==> flow/design.v <==
`timescale 1ns/10ps
module  CONV(
	input	wire				clk,
	input	wire				reset,
	output reg 				busy,	
	input	wire				ready,	
	output reg [11:0]	iaddr,
	input	wire [19:0] idata, 		 
	output reg	 			cwr,
	output reg [11:0]	caddr_wr,
	output reg [19:0]	cdata_wr,  
	output reg	 			crd,
	output reg [11:0]	caddr_rd, 
	input	wire [19:0]	cdata_rd,  
	output reg [2:0] 	csel	 
);
	localparam [19:0] KERNEL_0_0 = 20'h0A89E;
	localparam [19:0] KERNEL_0_1 = 20'h092D5;
	localparam [19:0] KERNEL_0_2 = 20'h06D43;
	localparam [19:0] KERNEL_0_3 = 20'h01004;
	localparam [19:0] KERNEL_0_4 = 20'hF8F71;
	localparam [19:0] KERNEL_0_5 = 20'hF6E54;
	localparam [19:0] KERNEL_0_6 = 20'hFA6D7;
	localparam [19:0] KERNEL_0_7 = 20'hFC834;
	localparam [19:0] KERNEL_0_8 = 20'hFAC19;
	localparam [19:0] KERNEL_1_0 = 20'hFDB55;
	localparam [19:0] KERNEL_1_1 = 20'h02992;
	localparam [19:0] KERNEL_1_2 = 20'hFC994;
	localparam [19:0] KERNEL_1_3 = 20'h050FD;
	localparam [19:0] KERNEL_1_4 = 20'h02F20;
	localparam [19:0] KERNEL_1_5 = 20'h0202D;
	localparam [19:0] KERNEL_1_6 = 20'h03BD7;
	localparam [19:0] KERNEL_1_7 = 20'hFD369;
	localparam [19:0] KERNEL_1_8 = 20'h05E68;
	parameter [19:0] BIAS_0 = 20'h01310;
	parameter [19:0] BIAS_1 = 20'hF7295;
	reg [20:0] 	ma;
	reg [19:0]	mb;
	reg  				me;
	wire [40:0] mo;
	wire 				mv;
	multi_div
	#(
	  .SIZE_A(21),
	  .SIZE_B(20),
	  .SIGNED(1),
	  .STEP_SIZE(1) 
	) multi_u1(
	  .clk(clk),.reset(reset),
	  .en(me),
	  .select(1'b0),
	  .a(ma),
	  .b(mb),
	  .P(mo),
	  .div_zero(),
	  .Valid(mv),
	  .Busy()
	);
	parameter LAYER_0 	= 0,
						LAYER_1_2 = 1,
						IDLE 			= 2;
	reg [1:0] 				state;
	reg 							IMG_S;
	reg [5:0] 				state_x,state_y;
	reg [3:0] 				state_step;
	reg [1:0] 				state_dx,state_dy;  
	reg signed [43:0] write_reg;
	always@(*)begin
		busy <= state==IDLE ? 0:1;
	end
	always @(posedge clk or posedge reset) begin
		if(reset)begin
			state <= IDLE;
			cwr <= 0;
			iaddr <= 0;
			csel <= 0;
			crd <= 0;
			caddr_rd <= 0;
			IMG_S <= 0;
			me<= 0;
			write_reg <= 0;
			state_step <= 0;
			{state_y,state_x} 	<= 0;
			{state_dx,state_dy} <= 0;
		end else begin
			case(state)
				LAYER_0:begin	
					case(state_step)
						0:begin
							if( $signed(state_x+state_dx-1) < 0 || $signed(state_x+state_dx-1) > 63 
								|| $signed(state_y+state_dy-1) < 0 || $signed(state_y+state_dy-1) > 63)begin
								iaddr <= 0;	
								state_step <= 3;
							end else begin
								iaddr[11:6] 	<= state_y + state_dy - 1;
								iaddr[5:0] 	<= state_x + state_dx - 1;
								state_step <= state_step + 1;
							end
						end
						1:begin
							me <= 1;
							ma <= idata;
							if(IMG_S==0)begin
								case({state_dy,state_dx})
									{2'd0,2'd0}: mb <= KERNEL_0_0;
									{2'd0,2'd1}: mb <= KERNEL_0_1;
									{2'd0,2'd2}: mb <= KERNEL_0_2;
									{2'd1,2'd0}: mb <= KERNEL_0_3;
									{2'd1,2'd1}: mb <= KERNEL_0_4;
									{2'd1,2'd2}: mb <= KERNEL_0_5;
									{2'd2,2'd0}: mb <= KERNEL_0_6;
									{2'd2,2'd1}: mb <= KERNEL_0_7;
									{2'd2,2'd2}: mb <= KERNEL_0_8;
									default mb <= 0;
								endcase
							end
							else begin
								case({state_dy,state_dx})
									{2'd0,2'd0}: mb <= KERNEL_1_0;
									{2'd0,2'd1}: mb <= KERNEL_1_1;
									{2'd0,2'd2}: mb <= KERNEL_1_2;
									{2'd1,2'd0}: mb <= KERNEL_1_3;
									{2'd1,2'd1}: mb <= KERNEL_1_4;
									{2'd1,2'd2}: mb <= KERNEL_1_5;
									{2'd2,2'd0}: mb <= KERNEL_1_6;
									{2'd2,2'd1}: mb <= KERNEL_1_7;
									{2'd2,2'd2}: mb <= KERNEL_1_8;
									default mb <= 0;
								endcase
							end
							state_step <= state_step + 1;
						end
						2:begin
							me <= 0;
							if(mv)begin  
								write_reg <= $signed(write_reg) + $signed(mo); 
								state_step <= state_step + 1;
							end
							else state_step <= state_step;
						end
						3:begin
							if(state_dy == 2 && state_dx == 2)begin
								{state_dx,state_dy} <= 0;
								state_step <= state_step + 1;
								if(IMG_S) write_reg <= $signed(write_reg) + ($signed(BIAS_1)<<16);
								else write_reg <= $signed(write_reg) + ($signed(BIAS_0)<<16);
							end else if(state_dx == 2)begin
								state_dx <= 0;
								state_dy <= state_dy + 1;
								state_step <= 0;
							end else begin
								state_dx <= state_dx + 1;
								state_step <= 0;
							end
						end
						4:begin
								cwr <= 1;
								csel <= IMG_S ? 2:1;
								state_step <= state_step + 1;
								caddr_wr <= {state_y,state_x};
								cdata_wr <= (write_reg < 0) ? 0 :  ((write_reg>>16)+write_reg[15]) ;  
						end
						5:begin
							cwr <= 0;
							if(state_y == 63 && state_x == 63)begin
								if(IMG_S)begin
									state <= LAYER_1_2;
									IMG_S <= 0;
								end else begin
									IMG_S <= 1;
								end 	
								state_x <= 0;
								state_y <= 0;
							end 
							else if(state_x == 63)begin
								state_x <= 0;
								state_y <= state_y + 1; 
							end 
							else begin
								state_x <= state_x + 1;
							end
							state_dx <= 0;
							state_dy <= 0;
							state_step <= 0;
							write_reg <= 0;
						end
					endcase
				end 
				LAYER_1_2:begin
					case(state_step)
						0:begin
							csel <= IMG_S ? 2 : 1;
							cwr <= 0;
							crd <= 1;
							caddr_rd[11-:5] <= state_y; 
							caddr_rd[5-:5]  <= state_x; 
							caddr_rd[6] <= 0;
							caddr_rd[0] <= 0;
							state_step <= state_step + 1;
						end
						1:begin
							caddr_rd[6] <= 0;
							caddr_rd[0] <= 1;
							write_reg <= 	cdata_rd;			
							state_step <= state_step + 1;
						end
						2:begin
							caddr_rd[6] <= 1;
							caddr_rd[0] <= 0;
							write_reg <= (write_reg > cdata_rd) ? write_reg : cdata_rd;			
							state_step <= state_step + 1;
						end
						3:begin
							caddr_rd[6] <= 1;
							caddr_rd[0] <= 1;
							write_reg <= (write_reg > cdata_rd) ? write_reg : cdata_rd;			
							state_step <= state_step + 1;
						end
						4:begin
							crd <= 0;
							cwr <= 1;
							csel <= IMG_S ? 4 : 3;
							caddr_wr <= {2'b00,state_y[4:0],state_x[4:0]};
							cdata_wr <= (write_reg > cdata_rd) ? write_reg : cdata_rd;			
							state_step <= state_step + 1;
						end
						5:begin
							csel <= 5;
							if(IMG_S) caddr_wr <= {1'b0,state_y[4:0],state_x[4:0],1'b1};
							else caddr_wr <= {1'b0,state_y[4:0],state_x[4:0],1'b0};
							state_step <= state_step + 1;
						end
						6:begin
							cwr <= 0;
							if(state_y==31 && state_x==31)begin
								if(IMG_S)begin
									state <= IDLE;
									IMG_S <= 0;
								end else begin
									IMG_S <= 1;
								end
								state_x <= 0;
								state_y <= 0;
							end
							else if(state_x == 31)begin
								state_y <= state_y + 1;
								state_x <= 0;
							end else begin
								state_x <= state_x + 1;
							end
							state_step <= 0;
						end
					endcase
				end
				IDLE:begin
					if(ready)begin
						state <= LAYER_0;
					end
					cwr <= 0;
					IMG_S <= 0;
					me <= 0;
					write_reg <= 0;
					state_step <= 0;
					{state_y,state_x} 	<= 0;
					{state_dx,state_dy} <= 0;
				end
			endcase
		end
	end
endmodule
module multi_div
#(
  parameter SIZE_A = 128,
  parameter SIZE_B = 64,
  parameter SIGNED = 0,
  parameter STEP_SIZE = 1 
)(
  input wire clk,reset,
  input wire en,
  input wire select,
  input wire [SIZE_A-1:0] a,
  input wire [SIZE_B-1:0] b,
  output reg [SIZE_A+SIZE_B-1:0] P,
  output reg div_zero,
  output reg Valid,
  output reg Busy
);
  parameter READ_IN       = 0,
            CALCULATE     = 1,
            PREPARE_DATA  = 2,
            DATA_OUT      = 3;
  reg [1:0] state;
  reg [9:0] state_counter;
  reg neg_signed;
  reg [SIZE_A-1:0] data_b;
  reg [SIZE_A+SIZE_B:0] r;   
  always@(*)begin
    Valid <= (state == DATA_OUT) ? 1'b1:1'b0;
    Busy  <= (state == CALCULATE || state == PREPARE_DATA) ? 1'b1:1'b0;
  end
  always@(posedge clk or posedge reset)begin
    if(reset)begin
      state <= READ_IN;
      state_counter <= 0;
    end else begin
      case(state)
        READ_IN   :begin
          if(en)begin
            if(select && b==0)begin
              state <= DATA_OUT;
              div_zero <= 1;
            end else begin
              state <= CALCULATE;
              div_zero <= 0;
            end 
            state_counter <= 0;
          end  
        end
        CALCULATE :begin
          if(state_counter == (SIZE_A/STEP_SIZE)-1)begin
            state <= PREPARE_DATA;
            state_counter <= 0;
          end
          else begin
            state_counter <= state_counter + 1;
          end
        end
        PREPARE_DATA:begin
          state <= DATA_OUT;
          state_counter <= 0;
        end
        DATA_OUT  :begin
          state <= READ_IN;
          state_counter <= 0;
        end
        default begin
          state <= READ_IN;
          state_counter <= 0;
        end
      endcase
    end
  end
  reg [SIZE_A-1:0] na;
  reg [SIZE_B-1:0] nb;
  reg in_select;
  integer i;
  always@(posedge clk or posedge reset)begin
    if(reset)begin
      r = 0;
      data_b = 0;
			P = 0;
      neg_signed = 0;
    end else begin
      case(state)
        READ_IN   :begin
          if(en)begin
            if(SIGNED)begin
              neg_signed = a[SIZE_A-1] ^ b[SIZE_B-1];
              na = a[SIZE_A-1] ? -a:a;
              nb = b[SIZE_B-1] ? -b:b;
            end
            else begin
              na = a;
              nb = b;
            end
            r = {na,1'b0,{SIZE_B{1'b0}}};
            data_b = nb;
            in_select = select;
          end  
        end
        CALCULATE :begin
          for(i=0;i<STEP_SIZE;i=i+1)begin 
          	r = r[SIZE_A+SIZE_B] ? ((r<<1)+data_b) : (r<<1);
          end
        end
        PREPARE_DATA:begin
          P = r[SIZE_A+SIZE_B-1:0];
          if(neg_signed)begin
            P = -P;
          end
        end
      endcase
    end
  end
endmodule
# [From RTL to reports: CONV]
# The steps from the RTL of CONV to its reports follow in flow order.
# Lines are those of the file above, counted from 1.
# Cell names lack the library's common part.
# The mark - stands for no value.
[design] top_module="CONV" clk_port="clk" lib="sky130hd" lib_corner="tt_025C_1v80"

# [Word level]
# Source: Yosys, flattened and elaborated, memories not mapped. Widths are those after wreduce. Registers that Yosys merges into a memory's read port (data or address) are not register bits. Print and check cells do not count.
# Memory sizes are those after Yosys's memory passes, which may raise the word count (mostly to a power of two), join words into wider ones and drop unused or constant bits.
[bits] register_bits=285 romBits=640 mem_count=2 input_bits=43 output_inout_bits=62 elab_cells=236
[mem_list] name="(name not given)" words=16 width=20 read_ports=1 write_ports=0 line_no=104 text="case({state_dy,state_dx})"
[mem_list] name="(name not given)" words=16 width=20 read_ports=1 write_ports=0 line_no=118 text="case({state_dy,state_dx})"
[op_classes] n_addsub=17 n_cmp=6 equal=45 mux=86 n_logic=1 reduce_logical=50
[op_table] op="case mux 44 bit (select 3 bit)" count=2
[op_table] op="2-to-1 mux 44 bit" count=4
[op_table] op="2-to-1 mux 20 bit" count=5
[op_table] op="case mux 44 bit (select 2 bit)" count=1
[op_table] op="case mux 42 bit (select 2 bit)" count=1
[op_table] op="2-to-1 mux 6 bit" count=14
[op_table] op="2-to-1 mux 42 bit" count=2
[op_table] op="< comparator 32 x 1 -> 1 bit with constant B" count=2
[op_table] op="> comparator 32 x 7 -> 1 bit with constant B" count=2
[op_table] op="case mux 12 bit (select 2 bit)" count=2
[op_table] op="< comparator 44 x 1 -> 1 bit with constant B" count=1
[op_table] op="> comparator 44 x 20 -> 1 bit" count=1
[op_table] op="adder 44 x 30 -> 44 bit with constant B" count=1
[op_table] op="adder 44 x 33 -> 44 bit with constant B" count=1
[op_table] op="adder 44 x 41 -> 44 bit" count=1
[op_table] op="adder 42 x 20 -> 42 bit" count=1
[op_table] op="negation 41 bit" count=1
[op_table] op="2-to-1 mux 41 bit" count=1
[op_table] op="case mux 20 bit (select 2 bit)" count=1
[op_table] op="case mux 6 bit (select 3 bit)" count=2
[op_table] op="case mux 10 bit (select 3 bit)" count=1
[op_table] op="2-to-1 mux 2 bit" count=14
[op_table] op="!= test 3 bit with constant B" count=9
[op_table] op="!= test 2 bit with constant B" count=10
[op_table] op="AND reduction 2 bit" count=10
[op_table] op="adder 20 x 1 -> 20 bit" count=1
[op_table] op="negation 20 bit" count=1
[op_table] op="case mux 4 bit (select 5 bit)" count=1
# Other operator kinds: 49; their cells: 112.

# [Logic depth]
# Depth = most cells in a row (Yosys ltp): at word level without a register or memory, in the mapped netlist without a sequential cell, where the memories' decode and read muxes count.
[logic_depth] depth_word=9 ABC_AREA=0 ltp_mapped=15 ltp_nobuf=13

# [Synthesis result]
# Source: synth_stat.txt of the flow (Yosys; design flattened, memories mapped). It holds for the ABC_AREA given above (unset counts as 0); a run with the other value may have another netlist.
# Totals and module areas in this step are rounded.
[types] cell_type="dfrtp_1" count=214 type_area_um2=5.36E+03
[types] cell_type="edfxtp_1" count=69 type_area_um2=2.07E+03
[types] cell_type="ha_1" count=126 type_area_um2=1.58E+03
[types] cell_type="o21ai_0" count=224 type_area_um2=1.12E+03
[types] cell_type="a21oi_1" count=197 type_area_um2=985.946
[types] cell_type="nand2_1" count=239 type_area_um2=897.11
[types] cell_type="xor2_1" count=93 type_area_um2=814.531
[types] cell_type="nor2_1" count=168 type_area_um2=630.605
[types] cell_type="xnor2_1" count=65 type_area_um2=569.296
[types] cell_type="clkbuf_1" count=118 type_area_um2=442.925
[types] cell_type="mux2i_1" count=43 type_area_um2=430.413
[types] cell_type="a21o_1" count=57 type_area_um2=427.91
[types] cell_type="inv_1" count=89 type_area_um2=334.07
[types] cell_type="nand3_1" count=66 type_area_um2=330.317
[types] cell_type="o31ai_1" count=37 type_area_um2=277.766
[types] cell_type="nor3_1" count=50 type_area_um2=250.24
[types] cell_type="and3_1" count=38 type_area_um2=237.728
[types] cell_type="mux2_2" count=17 type_area_um2=191.434
# Other cell types: 64; their cells: 390.
[synth_totals] mapped_cells=2300 area_um2=19900 seqArea_um2=7480 ffs=285 n_buf=137
# The figures by module come from a second, unflattened synthesis with its own total; it is not the netlist above.
[unflattened] hier_cells=2401 hier_area_um2=20700
# Each row is one instance without its submodules.
[modules] mod="CONV" n_inst=1 n_cells=1478 area_um2=12700 seq_area_um2=4530
[modules] mod="multi_div" n_inst=1 n_cells=923 area_um2=7930 seq_area_um2=2980

# [Timing after synthesis]
# Source: OpenSTA report_checks on the synthesized netlist (no wires, ideal clock, input and output delay 20% of the period each), path of least setup slack; recovery checks are left aside. Register names are those of the netlist, which keeps one name where synthesis merged equal registers.
[synth_timing] path_type="input to register" from="in reset" to="reg cdata_wr[0]" period_ps=10000 input_delay_ps=2000 setup_ps=397 t_first_pin_ps=2000 t_arrival_ps=8323 required_ps=9603 slack_ps=1279 delay_ps=6720 stages=3 n_path_buf=0 synth_period_reached_ps=8721
# "delay_ps" is the arrival time less input delay plus setup time.
# "stages": output pins that drive a net of the path, with the launching flip-flop's if there is one; two outputs of one cell count as two.
# "synth_period_reached_ps" = period - worst setup slack (recovery checks aside). The figure is calculated, with input and output delays left at 20% of the set period.
# Between the ends stands the longest chain of elaborated cells between them, by number of cells; it is not shown to be the way that was timed. Of several equally long chains one is given.
# A line is the first line of the expression or statement that the cell stems from. Yosys adds cells for indexed reads and writes and turns some case tables into memories.
[synth_via] path_cell_list="inv_1 > o21ai_0 > nor2_1" elab_chain_len=2 cells_between=2 cone_lines=0 cone_classes="1 x logic; 1 x reduce/logical"
[synth_rtl] element="from (decl)" line_no=4 text="input wire reset,"
[synth_rtl] element="NOT 1 bit"
[synth_rtl] element="AND reduction 4 bit"
[synth_rtl] element="to (assign)" line_no=161 text="cdata_wr <= (write_reg < 0) ? 0 : ((write_reg>>16)+write_reg[15]) ;"
[synth_rtl] element="to (assign)" line_no=224 text="cdata_wr <= (write_reg > cdata_rd) ? write_reg : cdata_rd;"
[synth_rtl] element="to (decl)" line_no=11 text="output reg [19:0] cdata_wr,"

# [Path in the finished layout]
# Path of least setup slack in the final report of entry A (OpenROAD, finished layout, wires in). Where an end is a register, its clock arrival counts in the times.
# The path's times are printed in steps of 10 ps; the period is the one set.
[layout_timing] path_type="input to register" from="in cdata_rd[13]" to="reg write_reg[42]" period_ps=9500 input_delay_ps=1900 setup_ps=120 t_first_pin_ps=1900 t_arrival_ps=5440 required_ps=9910 slack_ps=4470 stages=13 n_path_buf=2
# Between the ends stands the longest chain of elaborated cells between them, by number of cells; it is not shown to be the way that was timed. Of several equally long chains one is given.
# A register here has more assigning lines than the two given.
[layout_via] path_cell_list="clkdlybuf4s50_1 > inv_1 > ha_1 > a21oi_1 > o21ai_0 > a2111oi_0 > a21oi_1 > a311oi_4 > buf_4 > o21a_1 > o21ai_0 > a22oi_1 > nand3_1" elab_chain_len=4 cells_between=6 cone_classes="1 x compare; 1 x eq/ne; 3 x mux; 1 x reduce/logical"
[layout_rtl] element="from (decl)" line_no=14 text="input wire [19:0] cdata_rd,"
[layout_rtl] element="> comparator 44 x 20 -> 1 bit" line_no=210 text="write_reg <= (write_reg > cdata_rd) ? write_reg : cdata_rd;"
[layout_rtl] element="2-to-1 mux 44 bit" line_no=210
[layout_rtl] element="case mux 44 bit (select 2 bit)" line_no=190 text="case(state_step)"
[layout_rtl] element="case mux 44 bit (select 3 bit)" line_no=86 text="case(state)"
[layout_rtl] element="to (assign)" line_no=136 text="write_reg <= $signed(write_reg) + $signed(mo);"
[layout_rtl] element="to (assign)" line_no=145 text="if(IMG_S) write_reg <= $signed(write_reg) + ($signed(BIAS_1)<<16);"
[layout_rtl] element="to (decl)" line_no=67 text="reg signed [43:0] write_reg;"

## Implementation results

CONV through Yosys and OpenROAD on sky130hd: 3 stored runs, unordered, with their settings and measured results. The constraints put input and output delay at 20% of the set period each and load the outputs with 0.01 pF.
"period_less_ws_ps" = clock period - worst setup slack. The figure is calculated, with input and output delays left at 20% of the set period.
"worst_setup_path_time_ps": the worst setup path's part of the clock period (all of it between registers, 20% less for each end at a port) less its slack. A launch clock that arrives late makes it longer, a capture clock that arrives late makes it shorter.
"totalPower_uw" is the tool's figure for a default switching activity; nothing was simulated.
"worst_setup_path_time_ps" is given in steps of 10 ps.
Values from the reports are rounded here.

[flow] entry A: files
==> flow/run.sh <==
#!/bin/bash
# the make line also repeats the synthesis and layout settings of config.mk as NAME=value (left out here)
make -C /OpenROAD-flow-scripts/flow DESIGN_CONFIG=/design/flow/config.mk WORK_HOME=/design/flow/orfs CLKGATE_MAP_FILE= finish
==> flow/config.mk <==
export PLATFORM = sky130hd
export DESIGN_NAME = CONV
export DESIGN_NICKNAME = CONV
export VERILOG_FILES = /design/flow/design.v
export SDC_FILE = /design/flow/constraint.sdc
export NUM_CORES = 4
export LEC_CHECK = 0
export CAP_MARGIN = 20
export CORE_MARGIN = 2
export CORE_UTILIZATION = 31
export CTS_CLUSTER_DIAMETER = 40
export MIN_ROUTING_LAYER = met1
export PLACE_DENSITY = 0.94
export SETUP_SLACK_MARGIN = 1.65
export SLEW_MARGIN = 20
export TNS_END_PERCENT = 85
==> flow/constraint.sdc <==
create_clock -name core_clock -period 9.5 [get_ports {clk}]
set_input_delay 1.9000 -clock core_clock [delete_from_list [all_inputs] [get_ports {clk}]]
set_output_delay 1.9000 -clock core_clock [all_outputs]
set_load 0.01 [all_outputs]

[flow] entry A: metrics
[metrics] post_route_stdcell_area_um2 = 22800
[metrics] worst_setup_path_time_ps = 3130
[metrics] critical_path_kind = input to register
[metrics] period_less_ws_ps = 5028
[metrics] synthArea_um2 = 19900
[metrics] design_die_area_um2 = 66200
[metrics] setup_worst_slack_ps = 4470
[metrics] fin_tns_ps = 0
[metrics] totalPower_uw = 4830
[metrics] final_hold_ws_ps = 491
[metrics] finish.utilization_pct = 36.0

[flow] entry B: files
==> flow/run.sh <==
#!/bin/bash
# the make line also repeats the synthesis and layout settings of config.mk as NAME=value (left out here)
make -C /OpenROAD-flow-scripts/flow DESIGN_CONFIG=/design/flow/config.mk WORK_HOME=/design/flow/orfs CLKGATE_MAP_FILE= finish
==> flow/config.mk <==
export PLATFORM = sky130hd
export DESIGN_NAME = CONV
export DESIGN_NICKNAME = CONV
export VERILOG_FILES = /design/flow/design.v
export SDC_FILE = /design/flow/constraint.sdc
export NUM_CORES = 4
export LEC_CHECK = 0
export ABC_AREA = 1
export CAP_MARGIN = 20
export CELL_PAD_IN_SITES_DETAIL_PLACEMENT = 2
export CORE_MARGIN = 4
export CORE_UTILIZATION = 40
export GPL_ROUTABILITY_DRIVEN = 0
export GPL_TIMING_DRIVEN = 1
export MAX_ROUTING_LAYER = met4
export MIN_ROUTING_LAYER = met2
export SLEW_MARGIN = 35
export TNS_END_PERCENT = 50
==> flow/constraint.sdc <==
create_clock -name core_clock -period 10.0 [get_ports {clk}]
set_input_delay 2.0000 -clock core_clock [delete_from_list [all_inputs] [get_ports {clk}]]
set_output_delay 2.0000 -clock core_clock [all_outputs]
set_load 0.01 [all_outputs]

[flow] entry B: incomplete, routing halted on GRT-0116

[flow] entry C: files
==> flow/run.sh <==
#!/bin/bash
# the make line also repeats the synthesis and layout settings of config.mk as NAME=value (left out here)
make -C /OpenROAD-flow-scripts/flow DESIGN_CONFIG=/design/flow/config.mk WORK_HOME=/design/flow/orfs CLKGATE_MAP_FILE= finish
==> flow/config.mk <==
export PLATFORM = sky130hd
export DESIGN_NAME = CONV
export DESIGN_NICKNAME = CONV
export VERILOG_FILES = /design/flow/design.v
export SDC_FILE = /design/flow/constraint.sdc
export NUM_CORES = 4
export LEC_CHECK = 0
export ABC_AREA = 1
export CAP_MARGIN = 20
export CELL_PAD_IN_SITES_GLOBAL_PLACEMENT = 1
export CORE_ASPECT_RATIO = 0.62
export CORE_MARGIN = 5
export CORE_UTILIZATION = 23
export CTS_CLUSTER_DIAMETER = 336
export CTS_CLUSTER_SIZE = 98
export GPL_TIMING_DRIVEN = 0
export MAX_ROUTING_LAYER = met5
export PLACE_DENSITY_LB_ADDON = 0.03
export SETUP_SLACK_MARGIN = 0.94
export SLEW_MARGIN = 15
export TNS_END_PERCENT = 30
==> flow/constraint.sdc <==
create_clock -name core_clock -period 4.9 [get_ports {clk}]
set_input_delay 0.9800 -clock core_clock [delete_from_list [all_inputs] [get_ports {clk}]]
set_output_delay 0.9800 -clock core_clock [all_outputs]
set_load 0.01 [all_outputs]

[flow] entry C: metrics
[metrics] totalPower_uw = 9860
[metrics] finish.utilization_pct = 26.5
[metrics] fin_tns_ps = 0
[metrics] final_hold_ws_ps = 524
[metrics] synthArea_um2 = 23200
[metrics] period_less_ws_ps = 3664
[metrics] design_die_area_um2 = 108000
[metrics] setup_worst_slack_ps = 1240
[metrics] post_route_stdcell_area_um2 = 26400
[metrics] worst_setup_path_time_ps = 2680
[metrics] critical_path_kind = input to register
